==> flow/design.v <==
module VGA_Sync_Count #(
    parameter TOTAL_COLS = 800,
    parameter TOTAL_ROWS = 525
) (
    input clk_i,
    input rst_i,
    input Hsync_i,
    input Vsync_i,
    output reg Hsync_o,
    output reg Vsync_o,
    output reg [9:0] col_count_o,
    output reg [9:0] row_count_o
);
    wire frame_start_w;
    always@(posedge clk_i)
    begin
        if (rst_i)
        begin
            Vsync_o <= 1'b0;
            Hsync_o <= 1'b0;
        end
        else
        begin
            Vsync_o <= Vsync_i;
            Hsync_o <= Hsync_i;
        end
    end
    always @(posedge clk_i) 
    begin
        if (rst_i || frame_start_w == 1'b1)
        begin
            col_count_o <= 0;
            row_count_o <= 0;
        end
        else
        begin
            if (col_count_o == TOTAL_COLS - 1)
            begin
                if (row_count_o == TOTAL_ROWS - 1)
                begin
                    row_count_o <= 0;
                end
                else
                begin
                    row_count_o <= row_count_o + 1;
                end
                col_count_o <= 0;
            end
            else
            begin
                col_count_o <= col_count_o + 1;                
            end
        end
    end
    assign frame_start_w = (~Vsync_o & Vsync_i);
endmodule
module VGA_Sync_Pulse #(
    parameter TOTAL_COLS = 800, 
    parameter TOTAL_ROWS = 525, 
    parameter ACTIVE_COLS = 640, 
    parameter ACTIVE_ROWS = 480
) (
    input clk_i,
    input rst_i,
    output Hsync_o,
    output Vsync_o,
    output reg [9:0] col_count_o,
    output reg [9:0] row_count_o
);
    always@(posedge clk_i)
    begin
        if (rst_i)
        begin
            col_count_o <= 0;
            row_count_o <= 0;
        end
        else if (col_count_o == TOTAL_COLS - 1)
        begin
            col_count_o <= 0;
            if (row_count_o == TOTAL_ROWS - 1)
                row_count_o <= 0;
            else
                row_count_o <= row_count_o + 1;
        end
        else
            col_count_o <= col_count_o + 1;
    end
    assign Hsync_o = col_count_o < ACTIVE_COLS - 1 ? 1'b1 : 1'b0;
    assign Vsync_o = row_count_o < ACTIVE_ROWS - 1 ? 1'b1 : 1'b0;
endmodule 
module VGA_Sync_Porch #(
    parameter VIDEO_WIDTH = 3,
    parameter TOTAL_COLS = 3,
    parameter TOTAL_ROWS = 3,
    parameter ACTIVE_COLS = 2,
    parameter ACTIVE_ROWS = 2
) (
    input clk_i,
    input rst_i,
    input Hsync_i,
    input Vsync_i,
    input [VIDEO_WIDTH-1:0] red_video_i,
    input [VIDEO_WIDTH-1:0] grn_video_i,
    input [VIDEO_WIDTH-1:0] blu_video_i,
    output reg Hsync_o,
    output reg Vsync_o,
    output reg [VIDEO_WIDTH-1:0] red_video_o,
    output reg [VIDEO_WIDTH-1:0] grn_video_o,
    output reg [VIDEO_WIDTH-1:0] blu_video_o
);
    parameter FRONT_PORCH_HORIZ = 18;
    parameter BACK_PORCH_HORIZ = 50;
    parameter FRONT_PORCH_VERT = 10;
    parameter BACK_PORCH_VERT = 33;
    wire Hsync_w;
    wire Vsync_w;
    wire [9:0] col_count_w;
    wire [9:0] row_count_w;
    reg [VIDEO_WIDTH-1:0] red_video_r;
    reg [VIDEO_WIDTH-1:0] grn_video_r;
    reg [VIDEO_WIDTH-1:0] blu_video_r;
    VGA_Sync_Count #(.TOTAL_COLS(TOTAL_COLS),
                  .TOTAL_ROWS(TOTAL_ROWS)) VGA_Sync_Count_Inst 
    (
        .clk_i(clk_i),
        .rst_i(rst_i),
        .Hsync_i(Hsync_i),
        .Vsync_i(Vsync_i),
        .Hsync_o(Hsync_w),
        .Vsync_o(Vsync_w),
        .col_count_o(col_count_w),
        .row_count_o(row_count_w)
    );
    always @(posedge clk_i) 
    begin
        if (rst_i)
        begin
            Hsync_o <= 1'b0;
            Vsync_o <= 1'b0;
        end
        else
        begin
        if ((col_count_w < FRONT_PORCH_HORIZ + ACTIVE_COLS) || (col_count_w > TOTAL_COLS - BACK_PORCH_HORIZ - 1))
            Hsync_o <= 1'b1;
        else
            Hsync_o <= Hsync_w;
        if ((row_count_w < FRONT_PORCH_VERT + ACTIVE_ROWS) || (row_count_w > TOTAL_ROWS - BACK_PORCH_VERT - 1))
            Vsync_o <= 1'b1;
        else
            Vsync_o <= Vsync_w;
        end
    end
    always @(posedge clk_i) 
    begin
        if (rst_i)
        begin
            red_video_r <= 0;
            grn_video_r <= 0;
            blu_video_r <= 0;
            red_video_o <= 0;
            grn_video_o <= 0;
            blu_video_o <= 0;
        end
        else
        begin
        red_video_r <= red_video_i;
        grn_video_r <= grn_video_i;
        blu_video_r <= blu_video_i;
        red_video_o <= red_video_r;
        grn_video_o <= grn_video_r;
        blu_video_o <= blu_video_r;
        end
    end
endmodule
module Debounced_Switch #(parameter DEBOUNCE_LIMIT = 250000) (
    input clk_i,
    input rst_i, 
    input sw_i, 
    output sw_o 
);
    reg state_r;
    reg [$clog2(DEBOUNCE_LIMIT)-1:0] count_r;
    always @(posedge clk_i)
    begin
        if (rst_i)
            begin
                count_r <= 0;
                state_r <= 1'b0;
            end
        else if (sw_i != state_r && count_r < DEBOUNCE_LIMIT)
            count_r <= count_r + 1;  
        else if(count_r == DEBOUNCE_LIMIT)
            begin
                count_r <= 0;
                state_r <= sw_i;
            end
        else
            count_r <= 0;
   	end
    assign sw_o = state_r;
endmodule
module UART_RX #(parameter CLKS_PER_BIT = 217) (
    input clk_i,
    input rst_i,
    input rx_serial_i,
    output rx_dv_o,
    output [7:0] rx_byte_o
);
    parameter IDLE = 3'b000;
    parameter RX_START_BIT = 3'b001;
    parameter RX_DATA_BITS = 3'b010;
    parameter RX_STOP_BITS = 3'b011;
    parameter CLEANUP = 3'b100;
    reg [7:0] clk_count_r;
    reg [2:0] bit_index_r;
    reg [7:0] rx_byte_r;
    reg rx_dv_r;
    reg [2:0] state_r;
    always @(posedge clk_i) 
    begin
        if (rst_i)
        begin
            state_r <= IDLE;
            rx_dv_r <= 1'b0;
            clk_count_r <= 0;
            bit_index_r <= 0;
        end
        else
        case (state_r)
            IDLE : 
                begin
                    rx_dv_r <= 1'b0;
                    clk_count_r <= 0;
                    bit_index_r <= 0;
                    if (rx_serial_i == 1'b0)
                        state_r <= RX_START_BIT;
                    else
                        state_r <= IDLE;
                end
            RX_START_BIT :
                begin
                    if (clk_count_r == (CLKS_PER_BIT - 1) / 2)
                    begin
                        if (rx_serial_i == 1'b0)
                        begin
                            clk_count_r <= 0;
                            state_r <= RX_DATA_BITS;
                        end
                        else
                            state_r <= IDLE;
                    end
                    else
                    begin
                        clk_count_r <= clk_count_r + 1;
                        state_r <= RX_START_BIT;
                    end
                end
            RX_DATA_BITS :
                begin
                    if (clk_count_r < CLKS_PER_BIT - 1)
                    begin
                        clk_count_r <= clk_count_r + 1;
                        state_r <= RX_DATA_BITS;
                    end
                    else
                    begin
                        clk_count_r <= 0;
                        rx_byte_r[bit_index_r] <= rx_serial_i;
                        if (bit_index_r < 7)
                        begin
                            bit_index_r <= bit_index_r + 1;
                            state_r <= RX_DATA_BITS;
                        end
                        else
                        begin
                            bit_index_r <= 0;
                            state_r <= RX_STOP_BITS;
                        end
                    end
                end
            RX_STOP_BITS :
                begin
                    if (clk_count_r < CLKS_PER_BIT - 1)
                    begin
                        clk_count_r <= clk_count_r + 1;
                        state_r <= RX_STOP_BITS;
                    end           
                    else
                    begin
                        rx_dv_r <= 1'b1;
                        clk_count_r <= 0;
                        state_r <= CLEANUP;
                    end
                end
            CLEANUP :
                begin
                    state_r <= IDLE;
                    rx_dv_r <= 1'b0;
                end
            default: 
                state_r <= IDLE;
        endcase
    end
    assign rx_dv_o = rx_dv_r;
    assign rx_byte_o = rx_byte_r;
endmodule
module Pong_Paddle_Ctl #(
    parameter PLAYER_PADDLE_X = 0,
    parameter PADDLE_HEIGHT = 6,
    parameter GAME_HEIGHT = 30 
) (
        input clk_i,
        input rst_i,
        input [5:0] col_count_div_i,
        input [5:0] row_count_div_i,
        input Paddle_Up_i,
        input Paddle_Down_i,
        output reg Draw_Paddle_o,
        output reg [5:0] Paddle_Y_o 
);
    parameter PADDLE_SPEED = 1250000;  
    reg [31:0] Paddle_Count_r;
    wire Paddle_Count_en;
    assign Paddle_Count_en = Paddle_Up_i ^ Paddle_Down_i;
    always @(posedge clk_i) 
    begin
        if (rst_i)
        begin
            Paddle_Count_r <= 0;
            Paddle_Y_o <= (GAME_HEIGHT - PADDLE_HEIGHT) / 2;
        end
        else
        begin
        if (Paddle_Count_en == 1'b1)
        begin
            if (Paddle_Count_r == PADDLE_SPEED)
                Paddle_Count_r <= 0;
            else
                Paddle_Count_r <= Paddle_Count_r + 1;
        end
        if (Paddle_Up_i == 1'b1 && Paddle_Count_r == PADDLE_SPEED && Paddle_Y_o !== 0)
            Paddle_Y_o <= Paddle_Y_o - 1;
        else if (Paddle_Down_i == 1'b1 && Paddle_Count_r == PADDLE_SPEED && Paddle_Y_o !== GAME_HEIGHT - PADDLE_HEIGHT - 1)
            Paddle_Y_o <= Paddle_Y_o + 1;
        end
    end
    always @(posedge clk_i) 
    begin
        if (rst_i)
            Draw_Paddle_o <= 1'b0;
        else if (col_count_div_i == PLAYER_PADDLE_X && row_count_div_i >= Paddle_Y_o && row_count_div_i <= Paddle_Y_o + PADDLE_HEIGHT)
            Draw_Paddle_o <= 1'b1;
        else
            Draw_Paddle_o <= 1'b0;
    end
endmodule
module Pong_Ball_Ctl #(
    parameter GAME_WIDTH = 40,
    parameter GAME_HEIGHT = 30 
) (
    input clk_i,
    input rst_i,
    input Game_Active_i,
    input [5:0] col_count_div_i,
    input [5:0] row_count_div_i,
    output reg Draw_Ball_o,
    output reg [5:0] Ball_X_o,
    output reg [5:0] Ball_Y_o 
);
    parameter BALL_SPEED = 1250000;
    reg [5:0] Ball_X_prev_r;
    reg [5:0] Ball_Y_prev_r;
    reg [31:0] Ball_Count_r;
    always @(posedge clk_i) 
    begin
        if (rst_i)
        begin
            Ball_X_o <= GAME_WIDTH / 2;
            Ball_Y_o <= GAME_HEIGHT / 2;
            Ball_X_prev_r <= (GAME_WIDTH / 2) + 1;
            Ball_Y_prev_r <= (GAME_HEIGHT / 2) + 1;
            Ball_Count_r <= 0;
        end
        else if (Game_Active_i == 1'b0)
        begin
            Ball_X_o <= GAME_WIDTH / 2;
            Ball_Y_o <= GAME_HEIGHT / 2;
            Ball_X_prev_r <= (GAME_WIDTH / 2) + 1;
            Ball_Y_prev_r <= (GAME_HEIGHT / 2) + 1;
        end
        else
        begin
            if (Ball_Count_r < BALL_SPEED)
                Ball_Count_r <= Ball_Count_r + 1;
            else
            begin
                Ball_Count_r <= 0;
                Ball_X_prev_r <= Ball_X_o;
                Ball_Y_prev_r <= Ball_Y_o;
                if ((Ball_X_prev_r < Ball_X_o && Ball_X_o == GAME_WIDTH-1) || (Ball_X_prev_r > Ball_X_o && Ball_X_o != 0))
                    Ball_X_o <= Ball_X_o - 1;  
                else 
                    Ball_X_o <= Ball_X_o + 1;  
                if ((Ball_Y_prev_r < Ball_Y_o && Ball_Y_o == GAME_HEIGHT-1) || (Ball_Y_prev_r > Ball_Y_o && Ball_Y_o != 0))
                    Ball_Y_o <= Ball_Y_o - 1;  
                else 
                    Ball_Y_o <= Ball_Y_o + 1;  
            end
        end
    end
    always @(posedge clk_i) 
    begin
        if (rst_i)
            Draw_Ball_o <= 1'b0;
        else if (col_count_div_i == Ball_X_o && row_count_div_i == Ball_Y_o)
            Draw_Ball_o <= 1'b1;
        else
            Draw_Ball_o <= 1'b0;
    end
endmodule
module Pong_Top #(
    parameter TOTAL_COLS = 800, 
    parameter TOTAL_ROWS = 525, 
    parameter ACTIVE_COLS = 640, 
    parameter ACTIVE_ROWS = 480
) (
    input clk_i,
    input rst_i,
    input Hsync_i,
    input Vsync_i,
    input Game_Start_i, 
    input Paddle_Up_P1_i,
    input Paddle_Down_P1_i,
    input Paddle_Up_P2_i,
    input Paddle_Down_P2_i,
    output reg Hsync_o,
    output reg Vsync_o,
    output [2:0] Red_Video_o,
    output [2:0] Grn_Video_o,
    output [2:0] Blu_Video_o
);
    parameter GAME_WIDTH = 40;
    parameter GAME_HEIGHT = 30;
    parameter SCORE_LIMIT = 9;
    parameter PADDLE_HEIGHT = 6;
    parameter PADDLE_COL_P1 = 0;
    parameter PADDLE_COL_P2 = GAME_WIDTH - 1;  
    parameter IDLE = 3'b000;
    parameter RUNNING = 3'b001;
    parameter P1_Wins = 3'b010;
    parameter P2_Wins = 3'b011;
    parameter CLEANUP = 3'b100;
    reg [2:0] state_r;
    wire Hsync_w, Vsync_w;
    wire [9:0] col_count_w, row_count_w;
    wire Draw_Paddle_P1_w, Draw_Paddle_P2_w; 
    wire [5:0] Paddle_Y_P1_w, Paddle_Y_P2_w;
    wire Draw_Ball_w, Draw_Any_w;
    wire [5:0] Ball_X_w, Ball_Y_w;
    reg [3:0] P1_Score_r;
    reg [3:0] P2_Score_r;
    wire [5:0] col_count_div_w, row_count_div_w;
    VGA_Sync_Count #(.TOTAL_COLS(TOTAL_COLS),
                  .TOTAL_ROWS(TOTAL_ROWS)) VGA_Sync_Count_Inst 
    (
        .clk_i(clk_i),
        .rst_i(rst_i),
        .Hsync_i(Hsync_i),
        .Vsync_i(Vsync_i),
        .Hsync_o(Hsync_w),
        .Vsync_o(Vsync_w),
        .col_count_o(col_count_w),
        .row_count_o(row_count_w)
    );
    always @(posedge clk_i) 
    begin
        if (rst_i)
        begin
            Hsync_o <= 1'b0;
            Vsync_o <= 1'b0;
        end
        else
        begin
            Hsync_o <= Hsync_w;
            Vsync_o <= Vsync_w;
        end
    end
    assign col_count_div_w = col_count_w[9:4];
    assign row_count_div_w = row_count_w[9:4];
    Pong_Paddle_Ctl #(
        .PLAYER_PADDLE_X(PADDLE_COL_P1),
        .GAME_HEIGHT(GAME_HEIGHT)
    ) P1_Inst (
        .clk_i(clk_i),
        .rst_i(rst_i),
        .col_count_div_i(col_count_div_w),
        .row_count_div_i(row_count_div_w),
        .Paddle_Up_i(Paddle_Up_P1_i),
        .Paddle_Down_i(Paddle_Down_P1_i),
        .Draw_Paddle_o(Draw_Paddle_P1_w),
        .Paddle_Y_o(Paddle_Y_P1_w) 
    );
    Pong_Paddle_Ctl #(
        .PLAYER_PADDLE_X(PADDLE_COL_P2),
        .GAME_HEIGHT(GAME_HEIGHT)
        ) P2_Inst (
        .clk_i(clk_i),
        .rst_i(rst_i),
        .col_count_div_i(col_count_div_w),
        .row_count_div_i(row_count_div_w),
        .Paddle_Up_i(Paddle_Up_P2_i),
        .Paddle_Down_i(Paddle_Down_P2_i),
        .Draw_Paddle_o(Draw_Paddle_P2_w),
        .Paddle_Y_o(Paddle_Y_P2_w) 
    );
    wire Game_Active_w;
    Pong_Ball_Ctl Ball_Inst (
        .clk_i(clk_i),
        .rst_i(rst_i),
        .Game_Active_i(Game_Active_w),
        .col_count_div_i(col_count_div_w),
        .row_count_div_i(row_count_div_w),
        .Draw_Ball_o(Draw_Ball_w),
        .Ball_X_o(Ball_X_w),
        .Ball_Y_o(Ball_Y_w) 
    );
    always @(posedge clk_i) 
    begin
        if (rst_i)
        begin
            state_r <= IDLE;
            P1_Score_r <= 0;
            P2_Score_r <= 0;
        end
        else
        case (state_r)
            IDLE : 
            begin
                if (Game_Start_i == 1'b1)
                    state_r <= RUNNING;
            end
            RUNNING : 
            begin
                if (Ball_X_w == 0 && (Ball_Y_w < Paddle_Y_P1_w || Ball_Y_w > Paddle_Y_P1_w + PADDLE_HEIGHT))
                    state_r <= P2_Wins;
                else if (Ball_X_w == GAME_WIDTH-1 && (Ball_Y_w < Paddle_Y_P2_w || Ball_Y_w > Paddle_Y_P2_w + PADDLE_HEIGHT))
                    state_r <= P1_Wins;
            end
            P1_Wins : 
            begin
                if (P1_Score_r == SCORE_LIMIT - 1)
                    P1_Score_r <= 0;
                else
                begin
                    P1_Score_r <= P1_Score_r + 1;
                    state_r <= CLEANUP;
                end
            end
            P2_Wins : 
            begin
                if (P2_Score_r == SCORE_LIMIT - 1)
                    P2_Score_r <= 0;
                else
                begin
                    P2_Score_r <= P2_Score_r + 1;
                    state_r <= CLEANUP;
                end
            end
            CLEANUP :
                state_r <= IDLE;
        endcase
    end
    assign Game_Active_w = (state_r == RUNNING) ? 1'b1 : 1'b0;
    assign Draw_Any_w = Draw_Ball_w | Draw_Paddle_P1_w | Draw_Paddle_P2_w;
    assign Red_Video_o = Draw_Any_w ? 4'b1111 : 4'b0000;
    assign Grn_Video_o = Draw_Any_w ? 4'b1111 : 4'b0000;
    assign Blu_Video_o = Draw_Any_w ? 4'b1111 : 4'b0000;
endmodule
module Classic_Pong_Top (
    input clk_i,
    input rst_i,
    input UART_RX_i,
    input sw1_i,
    input sw2_i,
    input sw3_i,
    input sw4_i,
    output VGA_Hsync_o,
    output VGA_Vsync_o,
    output VGA_Red_0_o,
    output VGA_Red_1_o,
    output VGA_Red_2_o,
    output VGA_Grn_0_o,
    output VGA_Grn_1_o,
    output VGA_Grn_2_o,
    output VGA_Blu_0_o,
    output VGA_Blu_1_o,
    output VGA_Blu_2_o
);
    parameter CLKS_PER_BIT = 217;
    parameter VIDEO_WIDTH = 3;  
    parameter TOTAL_COLS = 800;
    parameter TOTAL_ROWS = 525;
    parameter ACTIVE_COLS = 640;
    parameter ACTIVE_ROWS = 480;
    wire [VIDEO_WIDTH-1:0] Red_Video_Pong_w, Red_Video_Porch_w;
    wire [VIDEO_WIDTH-1:0] Grn_Video_Pong_w, Grn_Video_Porch_w;
    wire [VIDEO_WIDTH-1:0] Blu_Video_Pong_w, Blu_Video_Porch_w;
    wire rx_dv_w;
    UART_RX #(.CLKS_PER_BIT(CLKS_PER_BIT)) UART_RX_Inst
    (
        .clk_i(clk_i),
        .rst_i(rst_i),
        .rx_serial_i(UART_RX_i),
        .rx_dv_o(rx_dv_w),
        .rx_byte_o()
    );
    wire Hsync_w, Vsync_w;
    VGA_Sync_Pulse #( 
        .TOTAL_COLS(TOTAL_COLS),
        .TOTAL_ROWS(TOTAL_ROWS),
        .ACTIVE_COLS(ACTIVE_COLS),
        .ACTIVE_ROWS(ACTIVE_ROWS) 
    ) VGA_Sync_Inst (
        .clk_i(clk_i),
        .rst_i(rst_i),
        .Hsync_o(Hsync_w),
        .Vsync_o(Vsync_w),
        .col_count_o(),
        .row_count_o()
    );
    wire sw1_w, sw2_w, sw3_w, sw4_w;
    Debounced_Switch sw_1 (
        .clk_i(clk_i),
        .rst_i(rst_i),
        .sw_i(sw1_i),
        .sw_o(sw1_w)
    );
    Debounced_Switch sw_2 (
        .clk_i(clk_i),
        .rst_i(rst_i),
        .sw_i(sw2_i),
        .sw_o(sw2_w)
    );
    Debounced_Switch sw_3 (
        .clk_i(clk_i),
        .rst_i(rst_i),
        .sw_i(sw3_i),
        .sw_o(sw3_w)
    );
    Debounced_Switch sw_4 (
        .clk_i(clk_i),
        .rst_i(rst_i),
        .sw_i(sw4_i),
        .sw_o(sw4_w)
    );
    wire Hsync_Pong_w, Vsync_Pong_w;
    Pong_Top #( 
        .TOTAL_COLS(TOTAL_COLS),
        .TOTAL_ROWS(TOTAL_ROWS),
        .ACTIVE_COLS(ACTIVE_COLS),
        .ACTIVE_ROWS(ACTIVE_ROWS) ) 
    Pong_Top_Inst (
        .clk_i(clk_i),
        .rst_i(rst_i),
        .Hsync_i(Hsync_w),
        .Vsync_i(Vsync_w),
        .Game_Start_i(rx_dv_w),
        .Paddle_Up_P1_i(sw1_w),
        .Paddle_Down_P1_i(sw2_w),
        .Paddle_Up_P2_i(sw3_w),
        .Paddle_Down_P2_i(sw4_w),
        .Hsync_o(Hsync_Pong_w),
        .Vsync_o(Vsync_Pong_w),
        .Red_Video_o(Red_Video_Pong_w),
        .Grn_Video_o(Grn_Video_Pong_w),
        .Blu_Video_o(Blu_Video_Pong_w)
    );
    wire Hsync_porch_w, Vsync_porch_w;
    VGA_Sync_Porch #(
        .VIDEO_WIDTH(VIDEO_WIDTH),   
        .TOTAL_COLS(TOTAL_COLS),
        .TOTAL_ROWS(TOTAL_ROWS),
        .ACTIVE_COLS(ACTIVE_COLS),
        .ACTIVE_ROWS(ACTIVE_ROWS)
    ) VGA_Sync_Porch_Inst (
        .clk_i(clk_i),
        .rst_i(rst_i),
        .Hsync_i(Hsync_Pong_w),
        .Vsync_i(Vsync_Pong_w),
        .red_video_i(Red_Video_Pong_w),
        .grn_video_i(Grn_Video_Pong_w),
        .blu_video_i(Blu_Video_Pong_w),
        .Hsync_o(Hsync_porch_w),
        .Vsync_o(Vsync_porch_w),
        .red_video_o(Red_Video_Porch_w),
        .grn_video_o(Grn_Video_Porch_w),
        .blu_video_o(Blu_Video_Porch_w)
    );
    assign VGA_Hsync_o = Hsync_porch_w;
    assign VGA_Vsync_o = Vsync_porch_w;
    assign { VGA_Red_2_o, VGA_Red_1_o, VGA_Red_0_o } = Red_Video_Porch_w; 
    assign { VGA_Grn_2_o, VGA_Grn_1_o, VGA_Grn_0_o } = Grn_Video_Porch_w; 
    assign { VGA_Blu_2_o, VGA_Blu_1_o, VGA_Blu_0_o } = Blu_Video_Porch_w; 
endmodule
==> Reports on Classic_Pong_Top <==
The steps from the RTL of Classic_Pong_Top to its reports follow in flow order.
Line numbers count from 1 in the design file above.
Operators: Yosys type, input widths -> output width; for muxes data width and select width s.
Cell names lack the library's common part.
{ "setup": {"design": "Classic_Pong_Top", "clock": "clk_i", "cell_library": "sky130hd", "lib_corner": "tt_025C_1v80"} }

==> Word-level counts <==
Counts by Yosys on the flattened word-level netlist (proc, flatten, opt, wreduce; memories kept). Register bits leave out memories and registers merged into their read ports (data or address). Print and check cells are left out. Cells with the same type and inputs are merged into one.
{ "bits": {"latch_bits": 0, "word_cells": 257, "clocked_rd_ports_x_width": 0, "regBits": 311, "rom_bits": 0, "ram_bits": 0, "n_memories": 0, "in_bits": 7} }
{ "op_classes": {"reduce_and_logical": 61, "compare": 25, "n_logic": 13, "mux": 45, "equal": 43, "n_addsub": 27, "n_mul": 0, "shift": 0, "n_div": 0} }
{ "ops": {"columns": ["op", "count"], "rows": [
  ["$add 32x1->32 const B", 3],
  ["$mux 32", 3],
  ["$add 18x1->18 const B", 4],
  ["$lt 18x18->1 const B", 4],
  ["$eq 18x18->1 const B", 4],
  ["$eq 32x21->1 const B", 2],
  ["$gt 6x32->1", 2],
  ["$le 6x32->1", 2],
  ["$add 10x1->10 const B", 6],
  ["$eq 10x10->1 const B", 6],
  ["$mux 6", 6],
  ["$mux 3", 11],
  ["$lt 32x21->1 const B", 1],
  ["$mux 10", 3],
  ["$add 6x1->6 const B", 4],
  ["$sub 6x1->6 const B", 4],
  ["$lt 6x6->1", 4],
  ["$pmux 8 s3", 1],
  ["$mux 8", 3],
  ["$logic_and 1x1->1", 23],
  ["$lt 10x10->1 const B", 2],
  ["$lt 10x9->1 const B", 2],
  ["$reduce_or 2->1", 10],
  ["$pmux 3 s5", 1],
  ["$reduce_and 2->1", 7],
  ["$add 6x3->7 const B", 2],
  ["$eq 3x2->1 const B", 4],
  ["$nex 6x1->1 const B", 2]
]} }
Not listed: further kinds 39, cells in them 88.

==> Logic depth <==
Yosys ltp: most cells in a row. Word level: on the elaborated netlist, between registers, memories and ports. Mapped: between sequential cells and ports; inverters and the memories' decode and read muxes count.
{ "depth": {"depth_word": 7, "abc_area": 0, "depth_mapped": 15, "mapped_depth_nobuf": 14} }

==> After synthesis <==
Source: synth_stat.txt of the flow (Yosys; design flattened, memories mapped). It holds for the ABC_AREA given above (unset counts as 0); a run with the other value may have another netlist.
The area totals of this step are shown rounded.
{ "types": {"columns": ["type", "count", "area_total_um2"], "rows": [
  ["dfxtp_1", 311, 6.23E+03],
  ["ha_1", 101, 1.26E+03],
  ["xor2_1", 139, 1.22E+03],
  ["nor2_1", 314, 1178.63],
  ["xnor2_1", 93, 814.531],
  ["nand2_1", 125, 469.2],
  ["nand3_1", 92, 460.442],
  ["nand4_1", 65, 406.64],
  ["a21oi_1", 57, 285.274],
  ["inv_1", 76, 285.274],
  ["o21ai_0", 48, 240.23],
  ["and4_1", 25, 218.96],
  ["mux2i_1", 20, 200.192],
  ["and3_1", 30, 187.68],
  ["nor4_1", 28, 175.168],
  ["nor3_1", 33, 165.158],
  ["a21o_1", 21, 157.651],
  ["clkbuf_1", 38, 142.637]
]} }
Other cell types: 49; their cells: 240.
{ "synth_totals": {"ff_cells": 311, "seqArea_um2": 6230, "mapped_area_um2": 16000, "n_buf": 56, "stdcells": 1856} }
By module: a second synthesis without flattening, with its own total; a netlist apart from the flattened one above.
{ "hier_totals": {"hier_cells": 2047, "area_unflattened_um2": 17900} }
Each row is one instance without its submodules.
{ "by_module": {"columns": ["mod", "mod_area_um2", "cells", "n_inst"], "rows": [
  ["Debounced_Switch", 923, 105, 4],
  ["Pong_Ball_Ctl", 3170, 369, 1],
  ["Pong_Paddle_Ctl", 2370, 284, 1],
  ["Pong_Paddle_Ctl", 2320, 276, 1],
  ["VGA_Sync_Count", 1020, 112, 2],
  ["Pong_Top", 1410, 165, 1],
  ["UART_RX (CLKS_PER_BIT=217)", 1350, 148, 1],
  ["VGA_Sync_Pulse", 988, 110, 1],
  ["VGA_Sync_Porch", 611, 51, 1],
  ["Classic_Pong_Top", 0.0, 0, 1]
]} }

==> Path before layout <==
Path of least setup slack by OpenSTA after synthesis, without wires, with an ideal clock, recovery checks aside; 20% of the period is set as input and as output delay. Where synthesis merged equal registers, the netlist keeps one of their names.
{ "synth_path": {"kind": "input -> register", "startpoint": "input port rst_i", "endpoint": "register sw_1.count_r[10]", "setup_time_ps": 128, "path_buffers": 2, "clock_period_ps": 40000, "slack_ps": 30940, "path_delay_ps": 1060, "required_time_ps": 39872, "driving_pins": 5, "arrival_ps": 8932, "synth_period_reached_ps": 9060} }
"path_delay_ps" is the arrival time less input delay plus setup time.
"driving_pins": output pins that drive a net of the path, with the launching flip-flop's if there is one; two outputs of one cell count as two.
"synth_period_reached_ps" = period - worst setup slack (recovery checks aside). The figure is calculated, with input and output delays left at 20% of the set period.
Between the ends stands the longest chain of elaborated cells between them, by number of cells; it is not shown to be the way that was timed. Of several equally long chains one is given.
A line is the first line of the expression or statement that the cell stems from. Yosys adds cells for indexed reads and writes and turns some case tables into memories.
At most two assigning lines are given for a register; there are more.
{ "synth_between": {"path_cell_list": "clkbuf_1 -> nor2_1 -> o21ai_1 -> clkbuf_1 -> nor2_1", "elab_chain_len": 1, "cone_cells": 1} }
{ "synth_lines": {"columns": ["item", "line_no", "source"], "rows": [
  ["start: declaration", 581, "input rst_i,"],
  ["$reduce_or 2->1", null, null],
  ["end: assignment", 187, "count_r <= 0;"],
  ["end: assignment", 191, "count_r <= count_r + 1;"],
  ["end: declaration", 182, "reg [$clog2(DEBOUNCE_LIMIT)-1:0] count_r;"]
]} }

==> Path in the finished layout <==
Path of least setup slack in the final report of run 1 (OpenROAD, finished layout, wires in). Where an end is a register, its clock arrival counts in the times.
The report prints the path's times to 10 ps; the period is as set.
{ "layout_path": {"kind": "register -> register", "startpoint": "register Pong_Top_Inst.Ball_Inst.Ball_Y_o[4]", "endpoint": "register Pong_Top_Inst.Ball_Inst.Ball_Y_o[5]", "arrival_ps": 4850, "clock_period_ps": 5270, "slack_ps": 880, "path_buffers": 1, "setup_time_ps": 70, "required_time_ps": 5740, "driving_pins": 15} }
Between the ends stands the longest chain of elaborated cells between them, by number of cells; it is not shown to be the way that was timed. Of several equally long chains one is given.
At most two assigning lines are given for a register; there are more.
{ "layout_between": {"path_cell_list": "dfxtp_1 -> clkbuf_1 -> inv_1 -> ha_1 -> a211oi_1 -> nor2_1 -> o31a_1 -> or2_2 -> ha_1 -> a211oi_1 -> o21bai_1 -> a21oi_1 -> o21ai_0 -> a21oi_1 -> mux2i_1", "elab_chain_len": 4, "cone_cells": 10} }
{ "layout_lines": {"columns": ["item", "line_no", "source"], "rows": [
  ["start: declaration", 368, "output reg [5:0] Ball_Y_o"],
  ["start: assignment", 379, "Ball_Y_o <= GAME_HEIGHT / 2;"],
  ["start: assignment", 387, "Ball_Y_o <= GAME_HEIGHT / 2;"],
  ["$lt 6x6->1", 404, "if ((Ball_Y_prev_r < Ball_Y_o && Ball_Y_o == GAME_HEIGHT-1) || (Ball_Y_prev_r > Ball_Y_o && Ball_Y_o != 0))"],
  ["$logic_and 1x1->1", 404, null],
  ["$logic_or 1x1->1", 404, null],
  ["$mux 6", 404, null],
  ["end: assignment", 405, "Ball_Y_o <= Ball_Y_o - 1;"],
  ["end: assignment", 407, "Ball_Y_o <= Ball_Y_o + 1;"],
  ["end: declaration", 368, null]
]} }

Record of 4 stored runs of the RTL-to-layout flow on Classic_Pong_Top, platform sky130hd. The runs are unordered. Constraints: input delay and output delay 20% of the set period each, output load 0.01 pF.
"period_less_ws_ps" means the clock period less the worst setup slack. The figure is calculated, with input and output delays left at 20% of the set period.
"critical_path_time_ps": the worst setup path's part of the clock period (all of it between registers, 20% less for each end at a port) less its slack. A launch clock that arrives late makes it longer, a capture clock that arrives late makes it shorter.
By "total_power_w" is meant OpenSTA's value without simulated activity: inputs other than the clock are taken to toggle once in ten clock periods, and the tool carries that through the logic.
"critical_path_time_ps" is given in steps of 10 ps.
The results are shown rounded.

Run 1
==> flow/run.sh <==
#!/bin/bash
# the make line also repeats the synthesis and layout settings of config.mk as NAME=value (left out here)
make -C /OpenROAD-flow-scripts/flow DESIGN_CONFIG=/design/flow/config.mk WORK_HOME=/design/flow/orfs CLKGATE_MAP_FILE= finish
==> flow/config.mk <==
export PLATFORM = sky130hd
export DESIGN_NAME = Classic_Pong_Top
export DESIGN_NICKNAME = Classic_Pong_Top
export VERILOG_FILES = /design/flow/design.v
export SDC_FILE = /design/flow/constraint.sdc
export NUM_CORES = 4
export LEC_CHECK = 0
export CAP_MARGIN = 40
export CELL_PAD_IN_SITES_DETAIL_PLACEMENT = 2
export CELL_PAD_IN_SITES_GLOBAL_PLACEMENT = 1
export CORE_ASPECT_RATIO = 1.4
export CORE_MARGIN = 4
export CORE_UTILIZATION = 40
export CTS_CLUSTER_SIZE = 79
export GPL_TIMING_DRIVEN = 0
export MAX_ROUTING_LAYER = met4
export MIN_ROUTING_LAYER = met1
export PLACE_DENSITY_LB_ADDON = 0.27
export SLEW_MARGIN = 40
export TNS_END_PERCENT = 5
==> flow/constraint.sdc <==
create_clock -name core_clock -period 5.27 [get_ports {clk_i}]
set_input_delay 1.0540 -clock core_clock [delete_from_list [all_inputs] [get_ports {clk_i}]]
set_output_delay 1.0540 -clock core_clock [all_outputs]
set_load 0.01 [all_outputs]

==> results of run 1, as JSON <==
{
  "tns_setup_ps": 0,
  "critical_path_time_ps": 4390,
  "path_kind": "register -> register",
  "final_setup_ws_ps": 883,
  "yosys_chip_area_um2": 16000,
  "design_die_area_um2": 43400,
  "period_less_ws_ps": 4387,
  "total_power_w": 0.00502,
  "utilization_pct": 45.6,
  "hold_worst_slack_ps": 445
}

Run 2
==> flow/run.sh <==
#!/bin/bash
# the make line also repeats the synthesis and layout settings of config.mk as NAME=value (left out here)
make -C /OpenROAD-flow-scripts/flow DESIGN_CONFIG=/design/flow/config.mk WORK_HOME=/design/flow/orfs CLKGATE_MAP_FILE= finish
==> flow/config.mk <==
export PLATFORM = sky130hd
export DESIGN_NAME = Classic_Pong_Top
export DESIGN_NICKNAME = Classic_Pong_Top
export VERILOG_FILES = /design/flow/design.v
export SDC_FILE = /design/flow/constraint.sdc
export NUM_CORES = 4
export LEC_CHECK = 0
export CAP_MARGIN = 40
export CELL_PAD_IN_SITES_DETAIL_PLACEMENT = 2
export CORE_ASPECT_RATIO = 1.4
export CORE_MARGIN = 4
export CORE_UTILIZATION = 40
export CTS_CLUSTER_SIZE = 79
export GPL_TIMING_DRIVEN = 1
export MAX_ROUTING_LAYER = met4
export MIN_ROUTING_LAYER = met1
export PLACE_DENSITY_LB_ADDON = 0.27
export SLEW_MARGIN = 40
export TNS_END_PERCENT = 5
==> flow/constraint.sdc <==
create_clock -name core_clock -period 5.27 [get_ports {clk_i}]
set_input_delay 1.0540 -clock core_clock [delete_from_list [all_inputs] [get_ports {clk_i}]]
set_output_delay 1.0540 -clock core_clock [all_outputs]
set_load 0.01 [all_outputs]

==> results of run 2, as JSON <==
{
  "tns_setup_ps": 0,
  "critical_path_time_ps": 4530,
  "path_kind": "register -> register",
  "final_setup_ws_ps": 740,
  "yosys_chip_area_um2": 16000,
  "design_die_area_um2": 43400,
  "period_less_ws_ps": 4530,
  "total_power_w": 0.00506,
  "utilization_pct": 45.1,
  "hold_worst_slack_ps": 479
}

Run 3
==> flow/run.sh <==
#!/bin/bash
# the make line also repeats the synthesis and layout settings of config.mk as NAME=value (left out here)
make -C /OpenROAD-flow-scripts/flow DESIGN_CONFIG=/design/flow/config.mk WORK_HOME=/design/flow/orfs CLKGATE_MAP_FILE= finish
==> flow/config.mk <==
export PLATFORM = sky130hd
export DESIGN_NAME = Classic_Pong_Top
export DESIGN_NICKNAME = Classic_Pong_Top
export VERILOG_FILES = /design/flow/design.v
export SDC_FILE = /design/flow/constraint.sdc
export NUM_CORES = 4
export LEC_CHECK = 0
export CAP_MARGIN = 20
export CELL_PAD_IN_SITES_GLOBAL_PLACEMENT = 2
export CORE_ASPECT_RATIO = 0.61
export CORE_MARGIN = 2
export CORE_UTILIZATION = 20
export GPL_ROUTABILITY_DRIVEN = 1
export MAX_ROUTING_LAYER = met4
export PLACE_DENSITY = 0.6
export SETUP_SLACK_MARGIN = 0.87
export SLEW_MARGIN = 20
==> flow/constraint.sdc <==
create_clock -name core_clock -period 9.01 [get_ports {clk_i}]
set_input_delay 1.8020 -clock core_clock [delete_from_list [all_inputs] [get_ports {clk_i}]]
set_output_delay 1.8020 -clock core_clock [all_outputs]
set_load 0.01 [all_outputs]

==> results of run 3, as JSON <==
{
  "tns_setup_ps": 0,
  "critical_path_time_ps": 3580,
  "path_kind": "register -> register",
  "final_setup_ws_ps": 5430,
  "yosys_chip_area_um2": 16000,
  "design_die_area_um2": 82400,
  "period_less_ws_ps": 3577,
  "total_power_w": 0.00292,
  "utilization_pct": 23.2,
  "hold_worst_slack_ps": 419
}

Run 4
==> flow/run.sh <==
#!/bin/bash
# the make line also repeats the synthesis and layout settings of config.mk as NAME=value (left out here)
make -C /OpenROAD-flow-scripts/flow DESIGN_CONFIG=/design/flow/config.mk WORK_HOME=/design/flow/orfs CLKGATE_MAP_FILE= finish
==> flow/config.mk <==
export PLATFORM = sky130hd
export DESIGN_NAME = Classic_Pong_Top
export DESIGN_NICKNAME = Classic_Pong_Top
export VERILOG_FILES = /design/flow/design.v
export SDC_FILE = /design/flow/constraint.sdc
export NUM_CORES = 4
export LEC_CHECK = 0
export CAP_MARGIN = 40
export CORE_ASPECT_RATIO = 1.4
export CORE_MARGIN = 4
export CORE_UTILIZATION = 40
export CTS_CLUSTER_SIZE = 77
export GPL_TIMING_DRIVEN = 1
export MIN_ROUTING_LAYER = met1
export PLACE_DENSITY_LB_ADDON = 0.27
export SETUP_SLACK_MARGIN = 0.89
export SLEW_MARGIN = 20
export TNS_END_PERCENT = 5
==> flow/constraint.sdc <==
create_clock -name core_clock -period 5.27 [get_ports {clk_i}]
set_input_delay 1.0540 -clock core_clock [delete_from_list [all_inputs] [get_ports {clk_i}]]
set_output_delay 1.0540 -clock core_clock [all_outputs]
set_load 0.01 [all_outputs]

==> results of run 4, as JSON <==
{
  "tns_setup_ps": 0,
  "critical_path_time_ps": 3530,
  "path_kind": "register -> register",
  "final_setup_ws_ps": 1740,
  "yosys_chip_area_um2": 16000,
  "design_die_area_um2": 43400,
  "period_less_ws_ps": 3529,
  "total_power_w": 0.00493,
  "utilization_pct": 45.2,
  "hold_worst_slack_ps": 435
}
